==> flow/design.v <==
`timescale 1ns/1ps
module e0 (x, y);
	input [31:0] x;
	output [31:0] y;
	assign y = {x[1:0],x[31:2]} ^ {x[12:0],x[31:13]} ^ {x[21:0],x[31:22]};
endmodule
module e1 (x, y);
	input [31:0] x;
	output [31:0] y;
	assign y = {x[5:0],x[31:6]} ^ {x[10:0],x[31:11]} ^ {x[24:0],x[31:25]};
endmodule
module ch (x, y, z, o);
	input [31:0] x, y, z;
	output [31:0] o;
	assign o = z ^ (x & (y ^ z));
endmodule
module maj (x, y, z, o);
	input [31:0] x, y, z;
	output [31:0] o;
	assign o = (x & y) | (z & (x | y));
endmodule
module s0 (x, y);
	input [31:0] x;
	output [31:0] y;
	assign y[31:29] = x[6:4] ^ x[17:15];
	assign y[28:0] = {x[3:0], x[31:7]} ^ {x[14:0],x[31:18]} ^ x[31:3];
endmodule
module s1 (x, y);
	input [31:0] x;
	output [31:0] y;
	assign y[31:22] = x[16:7] ^ x[18:9];
	assign y[21:0] = {x[6:0],x[31:17]} ^ {x[8:0],x[31:19]} ^ x[31:10];
endmodule
`timescale 1ns/1ps
module sha256_transform #(
	parameter LOOP = 6'd4
) (
	input clk,
	input feedback,
	input [5:0] cnt,
	input [255:0] rx_state,
	input [511:0] rx_input,
	output reg [255:0] tx_hash
);
	localparam Ks = {
		32'h428a2f98, 32'h71374491, 32'hb5c0fbcf, 32'he9b5dba5,
		32'h3956c25b, 32'h59f111f1, 32'h923f82a4, 32'hab1c5ed5,
		32'hd807aa98, 32'h12835b01, 32'h243185be, 32'h550c7dc3,
		32'h72be5d74, 32'h80deb1fe, 32'h9bdc06a7, 32'hc19bf174,
		32'he49b69c1, 32'hefbe4786, 32'h0fc19dc6, 32'h240ca1cc,
		32'h2de92c6f, 32'h4a7484aa, 32'h5cb0a9dc, 32'h76f988da,
		32'h983e5152, 32'ha831c66d, 32'hb00327c8, 32'hbf597fc7,
		32'hc6e00bf3, 32'hd5a79147, 32'h06ca6351, 32'h14292967,
		32'h27b70a85, 32'h2e1b2138, 32'h4d2c6dfc, 32'h53380d13,
		32'h650a7354, 32'h766a0abb, 32'h81c2c92e, 32'h92722c85,
		32'ha2bfe8a1, 32'ha81a664b, 32'hc24b8b70, 32'hc76c51a3,
		32'hd192e819, 32'hd6990624, 32'hf40e3585, 32'h106aa070,
		32'h19a4c116, 32'h1e376c08, 32'h2748774c, 32'h34b0bcb5,
		32'h391c0cb3, 32'h4ed8aa4a, 32'h5b9cca4f, 32'h682e6ff3,
		32'h748f82ee, 32'h78a5636f, 32'h84c87814, 32'h8cc70208,
		32'h90befffa, 32'ha4506ceb, 32'hbef9a3f7, 32'hc67178f2};
	genvar i;
	generate
		for (i = 0; i < 64/LOOP; i = i + 1) begin : HASHERS
			wire [511:0] W;
			wire [255:0] state;
			if(i == 0)
				sha256_digester U (
					.clk(clk),
					.k(Ks[32*(63-cnt) +: 32]),
					.rx_w(feedback ? W : rx_input),
					.rx_state(feedback ? state : rx_state),
					.tx_w(W),
					.tx_state(state)
				);
			else
				sha256_digester U (
					.clk(clk),
					.k(Ks[32*(63-LOOP*i-cnt) +: 32]),
					.rx_w(feedback ? W : HASHERS[i-1].W),
					.rx_state(feedback ? state : HASHERS[i-1].state),
					.tx_w(W),
					.tx_state(state)
				);
		end
	endgenerate
	always @ (posedge clk)
	begin
		if (!feedback)
		begin
			tx_hash[(((0)+1)*(32)-1):((0)*(32))] <= rx_state[(((0)+1)*(32)-1):((0)*(32))] + HASHERS[64/LOOP-6'd1].state[(((0)+1)*(32)-1):((0)*(32))];
			tx_hash[(((1)+1)*(32)-1):((1)*(32))] <= rx_state[(((1)+1)*(32)-1):((1)*(32))] + HASHERS[64/LOOP-6'd1].state[(((1)+1)*(32)-1):((1)*(32))];
			tx_hash[(((2)+1)*(32)-1):((2)*(32))] <= rx_state[(((2)+1)*(32)-1):((2)*(32))] + HASHERS[64/LOOP-6'd1].state[(((2)+1)*(32)-1):((2)*(32))];
			tx_hash[(((3)+1)*(32)-1):((3)*(32))] <= rx_state[(((3)+1)*(32)-1):((3)*(32))] + HASHERS[64/LOOP-6'd1].state[(((3)+1)*(32)-1):((3)*(32))];
			tx_hash[(((4)+1)*(32)-1):((4)*(32))] <= rx_state[(((4)+1)*(32)-1):((4)*(32))] + HASHERS[64/LOOP-6'd1].state[(((4)+1)*(32)-1):((4)*(32))];
			tx_hash[(((5)+1)*(32)-1):((5)*(32))] <= rx_state[(((5)+1)*(32)-1):((5)*(32))] + HASHERS[64/LOOP-6'd1].state[(((5)+1)*(32)-1):((5)*(32))];
			tx_hash[(((6)+1)*(32)-1):((6)*(32))] <= rx_state[(((6)+1)*(32)-1):((6)*(32))] + HASHERS[64/LOOP-6'd1].state[(((6)+1)*(32)-1):((6)*(32))];
			tx_hash[(((7)+1)*(32)-1):((7)*(32))] <= rx_state[(((7)+1)*(32)-1):((7)*(32))] + HASHERS[64/LOOP-6'd1].state[(((7)+1)*(32)-1):((7)*(32))];
		end
	end
endmodule
module sha256_digester (clk, k, rx_w, rx_state, tx_w, tx_state);
	input clk;
	input [31:0] k;
	input [511:0] rx_w;
	input [255:0] rx_state;
	output reg [511:0] tx_w;
	output reg [255:0] tx_state;
	wire [31:0] e0_w, e1_w, ch_w, maj_w, s0_w, s1_w;
	e0	e0_blk	(rx_state[(((0)+1)*(32)-1):((0)*(32))], e0_w);
	e1	e1_blk	(rx_state[(((4)+1)*(32)-1):((4)*(32))], e1_w);
	ch	ch_blk	(rx_state[(((4)+1)*(32)-1):((4)*(32))], rx_state[(((5)+1)*(32)-1):((5)*(32))], rx_state[(((6)+1)*(32)-1):((6)*(32))], ch_w);
	maj	maj_blk	(rx_state[(((0)+1)*(32)-1):((0)*(32))], rx_state[(((1)+1)*(32)-1):((1)*(32))], rx_state[(((2)+1)*(32)-1):((2)*(32))], maj_w);
	s0	s0_blk	(rx_w[63:32], s0_w);
	s1	s1_blk	(rx_w[479:448], s1_w);
	wire [31:0] t1 = rx_state[(((7)+1)*(32)-1):((7)*(32))] + e1_w + ch_w + rx_w[31:0] + k;
	wire [31:0] t2 = e0_w + maj_w;
	wire [31:0] new_w = s1_w + rx_w[319:288] + s0_w + rx_w[31:0];
	always @ (posedge clk)
	begin
		tx_w[511:480] <= new_w;
		tx_w[479:0] <= rx_w[511:32];
		tx_state[(((7)+1)*(32)-1):((7)*(32))] <= rx_state[(((6)+1)*(32)-1):((6)*(32))];
		tx_state[(((6)+1)*(32)-1):((6)*(32))] <= rx_state[(((5)+1)*(32)-1):((5)*(32))];
		tx_state[(((5)+1)*(32)-1):((5)*(32))] <= rx_state[(((4)+1)*(32)-1):((4)*(32))];
		tx_state[(((4)+1)*(32)-1):((4)*(32))] <= rx_state[(((3)+1)*(32)-1):((3)*(32))] + t1;
		tx_state[(((3)+1)*(32)-1):((3)*(32))] <= rx_state[(((2)+1)*(32)-1):((2)*(32))];
		tx_state[(((2)+1)*(32)-1):((2)*(32))] <= rx_state[(((1)+1)*(32)-1):((1)*(32))];
		tx_state[(((1)+1)*(32)-1):((1)*(32))] <= rx_state[(((0)+1)*(32)-1):((0)*(32))];
		tx_state[(((0)+1)*(32)-1):((0)*(32))] <= t1 + t2;
	end
endmodule
`timescale 1ns/1ps
module fpgaminer_top (clk, rst, midstate, data, mask, golden_nonce, golden_valid);
   parameter LOOP_LOG2 = 5;
   localparam [5:0] LOOP = (6'd1 << LOOP_LOG2);
   localparam [31:0] GOLDEN_NONCE_OFFSET = (32'd1 << (7 - LOOP_LOG2)) + 32'd1;
   input clk;
   input rst;
   input [255:0] midstate;
   input [95:0]  data;
   input [31:0]  mask;
   output reg [31:0] golden_nonce;
   output reg 	     golden_valid;
   reg [255:0] state;
   reg [511:0] data_r;
   reg [31:0]  nonce;
   wire        hash_clk = clk;
   wire [255:0] hash, hash2;
   reg [5:0] 	cnt;
   reg 		feedback;
   sha256_transform #(.LOOP(LOOP)) uut (
					.clk(hash_clk),
					.feedback(feedback),
					.cnt(cnt),
					.rx_state(state),
					.rx_input(data_r),
					.tx_hash(hash)
					);
   sha256_transform #(.LOOP(LOOP)) uut2 (
					 .clk(hash_clk),
					 .feedback(feedback),
					 .cnt(cnt),
					 .rx_state(256'h5be0cd191f83d9ab9b05688c510e527fa54ff53a3c6ef372bb67ae856a09e667),
					 .rx_input({256'h0000010000000000000000000000000000000000000000000000000080000000, hash}),
					 .tx_hash(hash2)
					 );
   reg [255:0] 	midstate_buf, data_buf;
   reg [31:0] 	mask_buf;
   reg 		is_golden_ticket;
   reg 		feedback_d1;
   reg [2:0] 	primed;
   wire [5:0] 	cnt_next;
   wire [31:0] 	nonce_next;
   wire 	feedback_next;
   wire 	reset = rst;
   assign cnt_next =  reset ? 6'd0 : (LOOP == 1) ? 6'd0 : (cnt + 6'd1) & (LOOP-1);
   assign feedback_next = (LOOP == 1) ? 1'b0 : (cnt_next != {(LOOP_LOG2){1'b0}});
   assign nonce_next =
		      reset ? 32'd0 :
		      feedback_next ? nonce : (nonce + 32'd1);
   always @ (posedge hash_clk)
     begin
	midstate_buf <= midstate;
	data_buf <= {160'd0, data};
	mask_buf <= mask;
	cnt <= cnt_next;
	feedback <= feedback_next;
	feedback_d1 <= feedback;
	state <= midstate_buf;
	data_r <= {384'h000002800000000000000000000000000000000000000000000000000000000000000000000000000000000080000000, nonce_next, data_buf[95:0]};
	nonce <= nonce_next;
	if (reset)
	  primed <= 3'd0;
	else if (!feedback_d1 && primed != 3'd6)
	  primed <= primed + 3'd1;
	is_golden_ticket <= ((hash2[255:224] & mask_buf) == 32'h00000000) && !feedback_d1 && (primed == 3'd6) && !reset;
	if(is_golden_ticket)
	  begin
	     if (LOOP == 1)
	       golden_nonce <= nonce - 32'd131;
	     else if (LOOP == 2)
	       golden_nonce <= nonce - 32'd66;
	     else
	       golden_nonce <= nonce - GOLDEN_NONCE_OFFSET;
	  end
	golden_valid <= is_golden_ticket && !reset;
     end
endmodule
* Step by step through the tools: fpgaminer_top
Tool output for the design above before and after an edit, in the order of the flow.
Lines under "unedited" count in the file above, lines under "edited" in the edited file.
"change" is "edited" less "unedited", of the values as shown.
Operators: Yosys type, input widths -> output width; for muxes data width and select width s.
Cell names lack the library's common part.
A cell with n/a has no value.
- Top module :: fpgaminer_top
- Clock port :: clk
- Library :: sky130hd
- Library corner :: tt_025C_1v80

* Diff
Unified diff, file above to edited file.
The edited RTL no longer does the same as the RTL above: the edit was made by script, with no optimisation intended.
#+begin_src diff
@@ -133,5 +133,5 @@
 `timescale 1ns/1ps
 module fpgaminer_top (clk, rst, midstate, data, mask, golden_nonce, golden_valid);
-   parameter LOOP_LOG2 = 5;
+   parameter LOOP_LOG2 = 4;
    localparam [5:0] LOOP = (6'd1 << LOOP_LOG2);
    localparam [31:0] GOLDEN_NONCE_OFFSET = (32'd1 << (7 - LOOP_LOG2)) + 32'd1;
#+end_src

* Word level
Yosys after proc, flatten, opt, wreduce and memory -nomap, before mapping. Memory bits, and registers merged into a memory's read port (data or address), are not among the register bits. Print and check cells are not counted. Equal cells are merged and count once.
** Word-level totals
- bits in registers :: unedited 4428, edited 7499, change +3071
- input port bits :: unedited 386, edited 386, change 0
- word-level cells :: unedited 180, edited 308, change +128
** Operators by class
- add/subtract/negate cells :: unedited 62, edited 104, change +42
- eq/ne operators :: unedited 2, edited 2, change 0
- shifts and indexed selects :: unedited 2, edited 4, change +2
- mux-type cells :: unedited 11, edited 19, change +8
- bitwise operators :: unedited 69, edited 137, change +68
- reduce/logical cells :: unedited 9, edited 9, change 0
** Operator list
- $add 32x32->32 :: unedited 48, edited 88, change +40
- $xor 32x32->32 :: unedited 24, edited 48, change +24
- $and 32x32->32 :: unedited 13, edited 25, change +12
- $or 32x32->32 :: unedited 8, edited 16, change +8
- $xor 22x22->22 :: unedited 8, edited 16, change +8
- $xor 29x29->29 :: unedited 8, edited 16, change +8
- $mux 256 :: unedited 4, edited 8, change +4
- $xor 10x10->10 :: unedited 4, edited 8, change +4
- $xor 3x3->3 :: unedited 4, edited 8, change +4
- $mux 512 :: unedited 2, edited 6, change +4
- $shiftx 2048x32->32 const A :: unedited 2, edited 4, change +2
- $sub 6x4->7 const A :: unedited 0, edited 2, change +2
- $add 5x1->5 const B :: unedited 1, edited 0, change -1
- $mux 5 :: unedited 1, edited 0, change -1
- $sub 32x3->32 const B :: unedited 1, edited 0, change -1
- $sub 5x5->6 const A :: unedited 1, edited 0, change -1
- $sub 6x5->7 const A :: unedited 1, edited 0, change -1
- $add 4x1->4 const B :: unedited 0, edited 1, change +1
- $mux 4 :: unedited 0, edited 1, change +1
- $sub 32x4->32 const B :: unedited 0, edited 1, change +1
- $sub 4x4->5 const A :: unedited 0, edited 1, change +1
- $sub 5x4->6 const A :: unedited 0, edited 1, change +1
Unchanged operator kinds not shown: 14.

* Depth
Longest topological path by Yosys (ltp), each cell counted once; first at word level (registers and memories cut), then after technology mapping (sequential cells cut; the memories' decode and read muxes count).
** Depth
- word-level depth :: unedited 8, edited 8, change 0
- ABC_AREA :: unedited 0, edited 0
- gate-level depth with buffers :: unedited 43, edited 49, change +6
- depth with buffers taken out :: unedited 40, edited 40, change 0

* After synthesis
The flow's flattened synthesis, as Yosys stat reports it; memories are mapped. The netlist is that of the ABC_AREA named above (0 if unset); the other value can give another one.
** Mapped netlist
- cell count :: unedited 17019, edited 29894, change +12875
- cell area after synthesis (mm²) :: unedited 0.189234, edited 0.338825, change +0.149591
- sequential part of the area (mm²) :: unedited 0.0867232, edited 0.1482021, change +0.0614789
- mapped flip-flops :: unedited 4172, edited 7243, change +3071
** Cells by type
- dfxtp_1 :: unedited 3852, edited 6923, change +3071
- mux2_2 :: unedited 1649, edited 4050, change +2401
- inv_1 :: unedited 1676, edited 3354, change +1678
- xnor2_1 :: unedited 1470, edited 2830, change +1360
- mux2i_1 :: unedited 647, edited 1450, change +803
- fa_1 :: unedited 729, edited 1446, change +717
- ha_1 :: unedited 778, edited 1281, change +503
- nor2_1 :: unedited 668, edited 955, change +287
- buf_2 :: unedited 211, edited 496, change +285
- a21oi_1 :: unedited 661, edited 855, change +194
- nand2_1 :: unedited 620, edited 768, change +148
- xor2_1 :: unedited 276, edited 424, change +148
- o21a_1 :: unedited 142, edited 264, change +122
- o21ai_0 :: unedited 395, edited 500, change +105
- nor3_1 :: unedited 117, edited 215, change +98
- a21o_1 :: unedited 288, edited 385, change +97
- nand3_1 :: unedited 135, edited 219, change +84
- nor2b_1 :: unedited 98, edited 179, change +81
Unchanged cell types not shown: 18.
The list need not be complete.
The figures by module come from a second, unflattened synthesis with its own total; it is not the netlist above.
** Second synthesis, totals
- cell total of the unflattened synthesis :: unedited 18898, edited 33266, change +14368
- area total of the unflattened synthesis (mm²) :: unedited 0.2217865, edited 0.3869649, change +0.1651784
Rows give one instance, submodules left out.
** By module, unedited
- sha256_digester :: instances 4, cells 2051, area 0.0260725 mm², sequential area 0.0153747 mm²
- sha256_transform #(LOOP=32) :: instances 2, cells 4401, area 0.0419978 mm², sequential area 0.0076874 mm²
- fpgaminer_top :: instances 1, cells 1124, area 0.0186116 mm², sequential area 0.0165759 mm²
- e0 :: instances 4, cells 32, area 0.000772 mm², sequential area 0 mm²
- e1 :: instances 4, cells 32, area 0.0007645 mm², sequential area 0 mm²
- s0 :: instances 4, cells 32, area 0.0007194 mm², sequential area 0 mm²
- s1 :: instances 4, cells 32, area 0.0006256 mm², sequential area 0 mm²
- ch :: instances 4, cells 32, area 0.0004805 mm², sequential area 0 mm²
- maj :: instances 4, cells 32, area 0.0003603 mm², sequential area 0 mm²
** By module, edited
- sha256_digester :: instances 8, cells 2066, area 0.0261926 mm², sequential area 0.0153747 mm²
- sha256_transform #(LOOP=16) :: instances 2, cells 7040, area 0.0645894 mm², sequential area 0.0076874 mm²
- fpgaminer_top :: instances 1, cells 1122, area 0.0184665 mm², sequential area 0.0165559 mm²
- e0 :: instances 8, cells 32, area 0.000772 mm², sequential area 0 mm²
- e1 :: instances 8, cells 32, area 0.0007645 mm², sequential area 0 mm²
- s0 :: instances 8, cells 32, area 0.0007194 mm², sequential area 0 mm²
- s1 :: instances 8, cells 32, area 0.0006256 mm², sequential area 0 mm²
- ch :: instances 8, cells 32, area 0.0004805 mm², sequential area 0 mm²
- maj :: instances 8, cells 32, area 0.0003603 mm², sequential area 0 mm²

* Worst setup path after synthesis
Source: OpenSTA report_checks on the synthesized netlist (no wires, ideal clock, input and output delay 20% of the period each), path of least setup slack; recovery checks are left aside. Register names are those of the netlist, which keeps one name where synthesis merged equal registers.
** Timing post-synthesis
- path type :: unedited reg-to-reg, edited reg-to-reg
- start :: unedited register feedback, edited register feedback
- end :: unedited register uut2.HASHERS[0].genblk1.U.tx_state[153], edited register uut2.HASHERS[0].genblk1.U.tx_state[31]
- period (ns) :: unedited 12.0, edited 12.0, change 0.0
- library setup time (ns) :: unedited 0.072, edited 0.125, change +0.053
- time at the first pin (ns) :: unedited 0.000, edited 0.000, change 0.000
- arrival (ns) :: unedited 16.415, edited 16.410, change -0.005
- slack (ns) :: unedited -4.487, edited -4.535, change -0.048
- delay of the path (ns) :: unedited 16.487, edited 16.535, change +0.048
- driving pins on the path :: unedited 35, edited 38, change +3
- path buffers :: unedited 5, edited 5, change 0
- synthesis period reached (ns) :: unedited 16.487, edited 16.535, change +0.048
"delay of the path" is the arrival time less input delay plus setup time.
"driving pins on the path": output pins that drive a net of the path, with the launching flip-flop's if there is one; two outputs of one cell count as two.
"synthesis period reached" is the clock period less the worst setup slack; recovery checks do not enter. This is arithmetic on one report: input and output delays are still those of the set period (20% each).
The rows between start and end are the longest chain of elaborated cells between them; the timing report does not say that the signal goes this way. Where chains are equally long, one stands for them.
Each line given opens the expression or statement behind the cell; cells for indexed reads and writes are added by Yosys, which also makes memories of some case tables.
Between the ends, post-synthesis, unedited:
- Cell sequence :: dfxtp_1 buf_2 buf_2 buf_2 inv_1 clkbuf_1 clkbuf_1 nor2_1 fa_1 fa_1 fa_1 inv_1 ha_1 a21o_1 a311o_1 o311a_1 nor2_1 o21ai_0 a31o_2 a21o_1 a21oi_1 o21ba_2 xnor2_1 ha_1 a21o_1 a2111oi_0 o21ai_0 a31oi_1 o211ai_1 a311oi_1 a2111oi_1 or3_1 a21o_1 a21oi_1 xnor2_1
- Length of the longest elaborated chain :: 8
- Elaborated cells between the ends (all ways) :: 12
- Source lines of those cells :: 6
** RTL lines, path post-synthesis, unedited
- start, declared :: RTL line 151 : reg feedback;
- start, assigned :: RTL line 188 : feedback <= feedback_next;
- $mux 256 :: RTL line 72 : .rx_state(feedback ? state : rx_state),
- $xor 32x32->32 (2 in a row) :: RTL line 10 : assign y = {x[5:0],x[31:6]} ^ {x[10:0],x[31:11]} ^ {x[24:0],x[31:25]};
- $add 32x32->32 (4 in a row) :: RTL line 116 : wire [31:0] t1 = rx_state[(((7)+1)*(32)-1):((7)*(32))] + e1_w + ch_w + rx_w[31:0] + k;
- $add 32x32->32 :: RTL line 126 : tx_state[(((4)+1)*(32)-1):((4)*(32))] <= rx_state[(((3)+1)*(32)-1):((3)*(32))] + t1;
- end, assigned :: RTL line 126
- end, declared :: RTL line 108 : output reg [255:0] tx_state;
Between the ends, post-synthesis, edited:
- Cell sequence :: dfxtp_1 buf_2 buf_2 buf_4 clkinv_1 clkbuf_1 buf_1 nor2_1 fa_1 fa_1 fa_1 inv_1 ha_1 fa_1 a21o_1 nand3_1 a31oi_1 o21a_1 [... 2 more ...] a21oi_1 xnor2_1 fa_1 ha_1 a21oi_1 o21ai_0 a21oi_1 o21ai_0 a21o_1 a21o_1 a21oi_1 o31ai_1 a41o_1 o41a_1 a211o_1 a21oi_1 xnor2_1 xnor2_1
- Length of the longest elaborated chain :: 8
- Elaborated cells between the ends (all ways) :: 19
- Source lines of those cells :: 9
** RTL lines, path post-synthesis, edited
- start, declared :: RTL line 151 : reg feedback;
- start, assigned :: RTL line 188 : feedback <= feedback_next;
- $mux 256 :: RTL line 72 : .rx_state(feedback ? state : rx_state),
- $xor 32x32->32 (2 in a row) :: RTL line 10 : assign y = {x[5:0],x[31:6]} ^ {x[10:0],x[31:11]} ^ {x[24:0],x[31:25]};
- $add 32x32->32 (4 in a row) :: RTL line 116 : wire [31:0] t1 = rx_state[(((7)+1)*(32)-1):((7)*(32))] + e1_w + ch_w + rx_w[31:0] + k;
- $add 32x32->32 :: RTL line 130 : tx_state[(((0)+1)*(32)-1):((0)*(32))] <= t1 + t2;
- end, assigned :: RTL line 130
- end, declared :: RTL line 108 : output reg [255:0] tx_state;

* Path in the finished layout
From the final timing report of each run of pair 1: the path of least setup slack in the routed layout; clock arrival at registers is part of the times.
** Timing post-layout
- path type :: unedited reg-to-reg, edited reg-to-reg
- start :: unedited register cnt[1], edited register cnt[1]
- end :: unedited register uut2.HASHERS[1].genblk1.U.tx_state[31], edited register uut.HASHERS[3].genblk1.U.tx_state[31]
- period (ns) :: unedited 10.9, edited 10.9, change 0.0
- library setup time (ns) :: unedited 0.12, edited 0.13, change +0.01
- time at the first pin (ns) :: unedited 0.96, edited 1.08, change +0.12
- arrival (ns) :: unedited 11.06, edited 11.20, change +0.14
- slack (ns) :: unedited 0.71, edited 0.71, change 0.00
- driving pins on the path :: unedited 34, edited 36, change +2
- path buffers :: unedited 0, edited 3, change +3
The rows between start and end are the longest chain of elaborated cells between them; the timing report does not say that the signal goes this way. Where chains are equally long, one stands for them.
Between the ends, post-layout, unedited:
- Cell sequence :: dfxtp_1 clkinv_1 ha_1 nor2_1 or3_1 o21ai_0 o21ai_0 fa_1 inv_1 fa_1 fa_1 inv_1 fa_1 a21o_1 a21oi_1 o211a_1 nor4_2 or2_2 a21o_1 a21oi_1 xnor2_1 fa_1 ha_1 a21o_1 a21o_1 nor3b_1 a21oi_1 nor2_1 a2111oi_0 nor4_1 o21bai_1 a21oi_1 o21ai_0 xor2_1
- Length of the longest elaborated chain :: 4
- Elaborated cells between the ends (all ways) :: 4
- Source lines of those cells :: 3
** RTL lines, path post-layout, unedited
- start, assigned :: RTL line 187 : cnt <= cnt_next;
- $sub 5x5->6 :: RTL line 79 : .k(Ks[32*(63-LOOP*i-cnt) +: 32]),
- $shiftx 2048x32->32 :: RTL line 79
- $add 32x32->32 :: RTL line 116 : wire [31:0] t1 = rx_state[(((7)+1)*(32)-1):((7)*(32))] + e1_w + ch_w + rx_w[31:0] + k;
- $add 32x32->32 :: RTL line 130 : tx_state[(((0)+1)*(32)-1):((0)*(32))] <= t1 + t2;
- end, assigned :: RTL line 130
- end, declared :: RTL line 108 : output reg [255:0] tx_state;
Between the ends, post-layout, edited:
- Cell sequence :: dfxtp_1 clkinv_1 buf_4 ha_1 nor2b_1 o21ai_0 o21ai_1 buf_4 fa_1 inv_1 fa_1 fa_1 inv_1 ha_1 and3_1 a22o_1 o21ai_1 nand2_1 a211o_1 a221oi_1 buf_4 o21bai_1 a21o_1 a21o_1 a21o_1 a211oi_1 o21bai_1 xor2_1 fa_1 ha_1 a21oi_1 o2111ai_1 a31o_2 a21oi_1 xnor3_1 xnor2_1
- Length of the longest elaborated chain :: 4
- Elaborated cells between the ends (all ways) :: 4
- Source lines of those cells :: 3
** RTL lines, path post-layout, edited
- start, assigned :: RTL line 187 : cnt <= cnt_next;
- $sub 4x4->5 :: RTL line 79 : .k(Ks[32*(63-LOOP*i-cnt) +: 32]),
- $shiftx 2048x32->32 :: RTL line 79
- $add 32x32->32 :: RTL line 116 : wire [31:0] t1 = rx_state[(((7)+1)*(32)-1):((7)*(32))] + e1_w + ch_w + rx_w[31:0] + k;
- $add 32x32->32 :: RTL line 130 : tx_state[(((0)+1)*(32)-1):((0)*(32))] <= t1 + t2;
- end, assigned :: RTL line 130
- end, declared :: RTL line 108 : output reg [255:0] tx_state;

* Layout results
Both versions went through the flow (Yosys, OpenROAD) with the same settings in each pair. Constraints: input delay and output delay 20% of the set period each, output load 0.01 pF.
Flow settings, pair 1:
- CORE_UTILIZATION :: 45
- PLACE_DENSITY :: 0.6
- period_ns :: 10.9
- CAP_MARGIN :: 20
- CORE_MARGIN :: 2
- SLEW_MARGIN :: 20
** Final reports, pair 1
- chip area in the Yosys report (mm²) :: unedited 0.189234, edited 0.338825, change +0.149591
- die outline area (mm²) :: unedited 0.425724, edited 0.759904, change +0.334180
- standard-cell area of the final layout (mm²) :: unedited 0.217256, edited 0.393095, change +0.175839
- utilization of the finished layout (%) :: unedited 51.8, edited 52.4, change +0.6
- worst setup slack after layout (ns) :: unedited 0.714, edited 0.713, change -0.001
- summed negative setup slack (ns) :: unedited 0.000, edited 0.000, change 0.000
- post-route worst hold slack (ns) :: unedited 0.304, edited 0.256, change -0.048
- period achieved (ns) :: unedited 10.186, edited 10.187, change +0.001
Flow settings, pair 2:
- ABC_AREA :: 1
- CORE_ASPECT_RATIO :: 0.99
- CORE_UTILIZATION :: 16
- MIN_ROUTING_LAYER :: met2
- PLACE_DENSITY :: 0.78
- SETUP_SLACK_MARGIN :: 5.0
- period_ns :: 19.2
- CAP_MARGIN :: 20
- CORE_MARGIN :: 2
- SLEW_MARGIN :: 20
** Final reports, pair 2
- chip area in the Yosys report (mm²) :: unedited 0.1946442
- die outline area (mm²) :: unedited 1.22537
- standard-cell area of the final layout (mm²) :: unedited 0.244535
- utilization of the finished layout (%) :: unedited 20.1
- worst setup slack after layout (ns) :: unedited 7.691
- summed negative setup slack (ns) :: unedited 0.000
- post-route worst hold slack (ns) :: unedited 0.283
- period achieved (ns) :: unedited 11.509
pair 2, edited: unfinished; error GRT-0116 in routing.
"period achieved" is the run's clock period less its worst setup slack. It is reckoned from that one timing run; input and output delays stay at 20% of the period that was set.
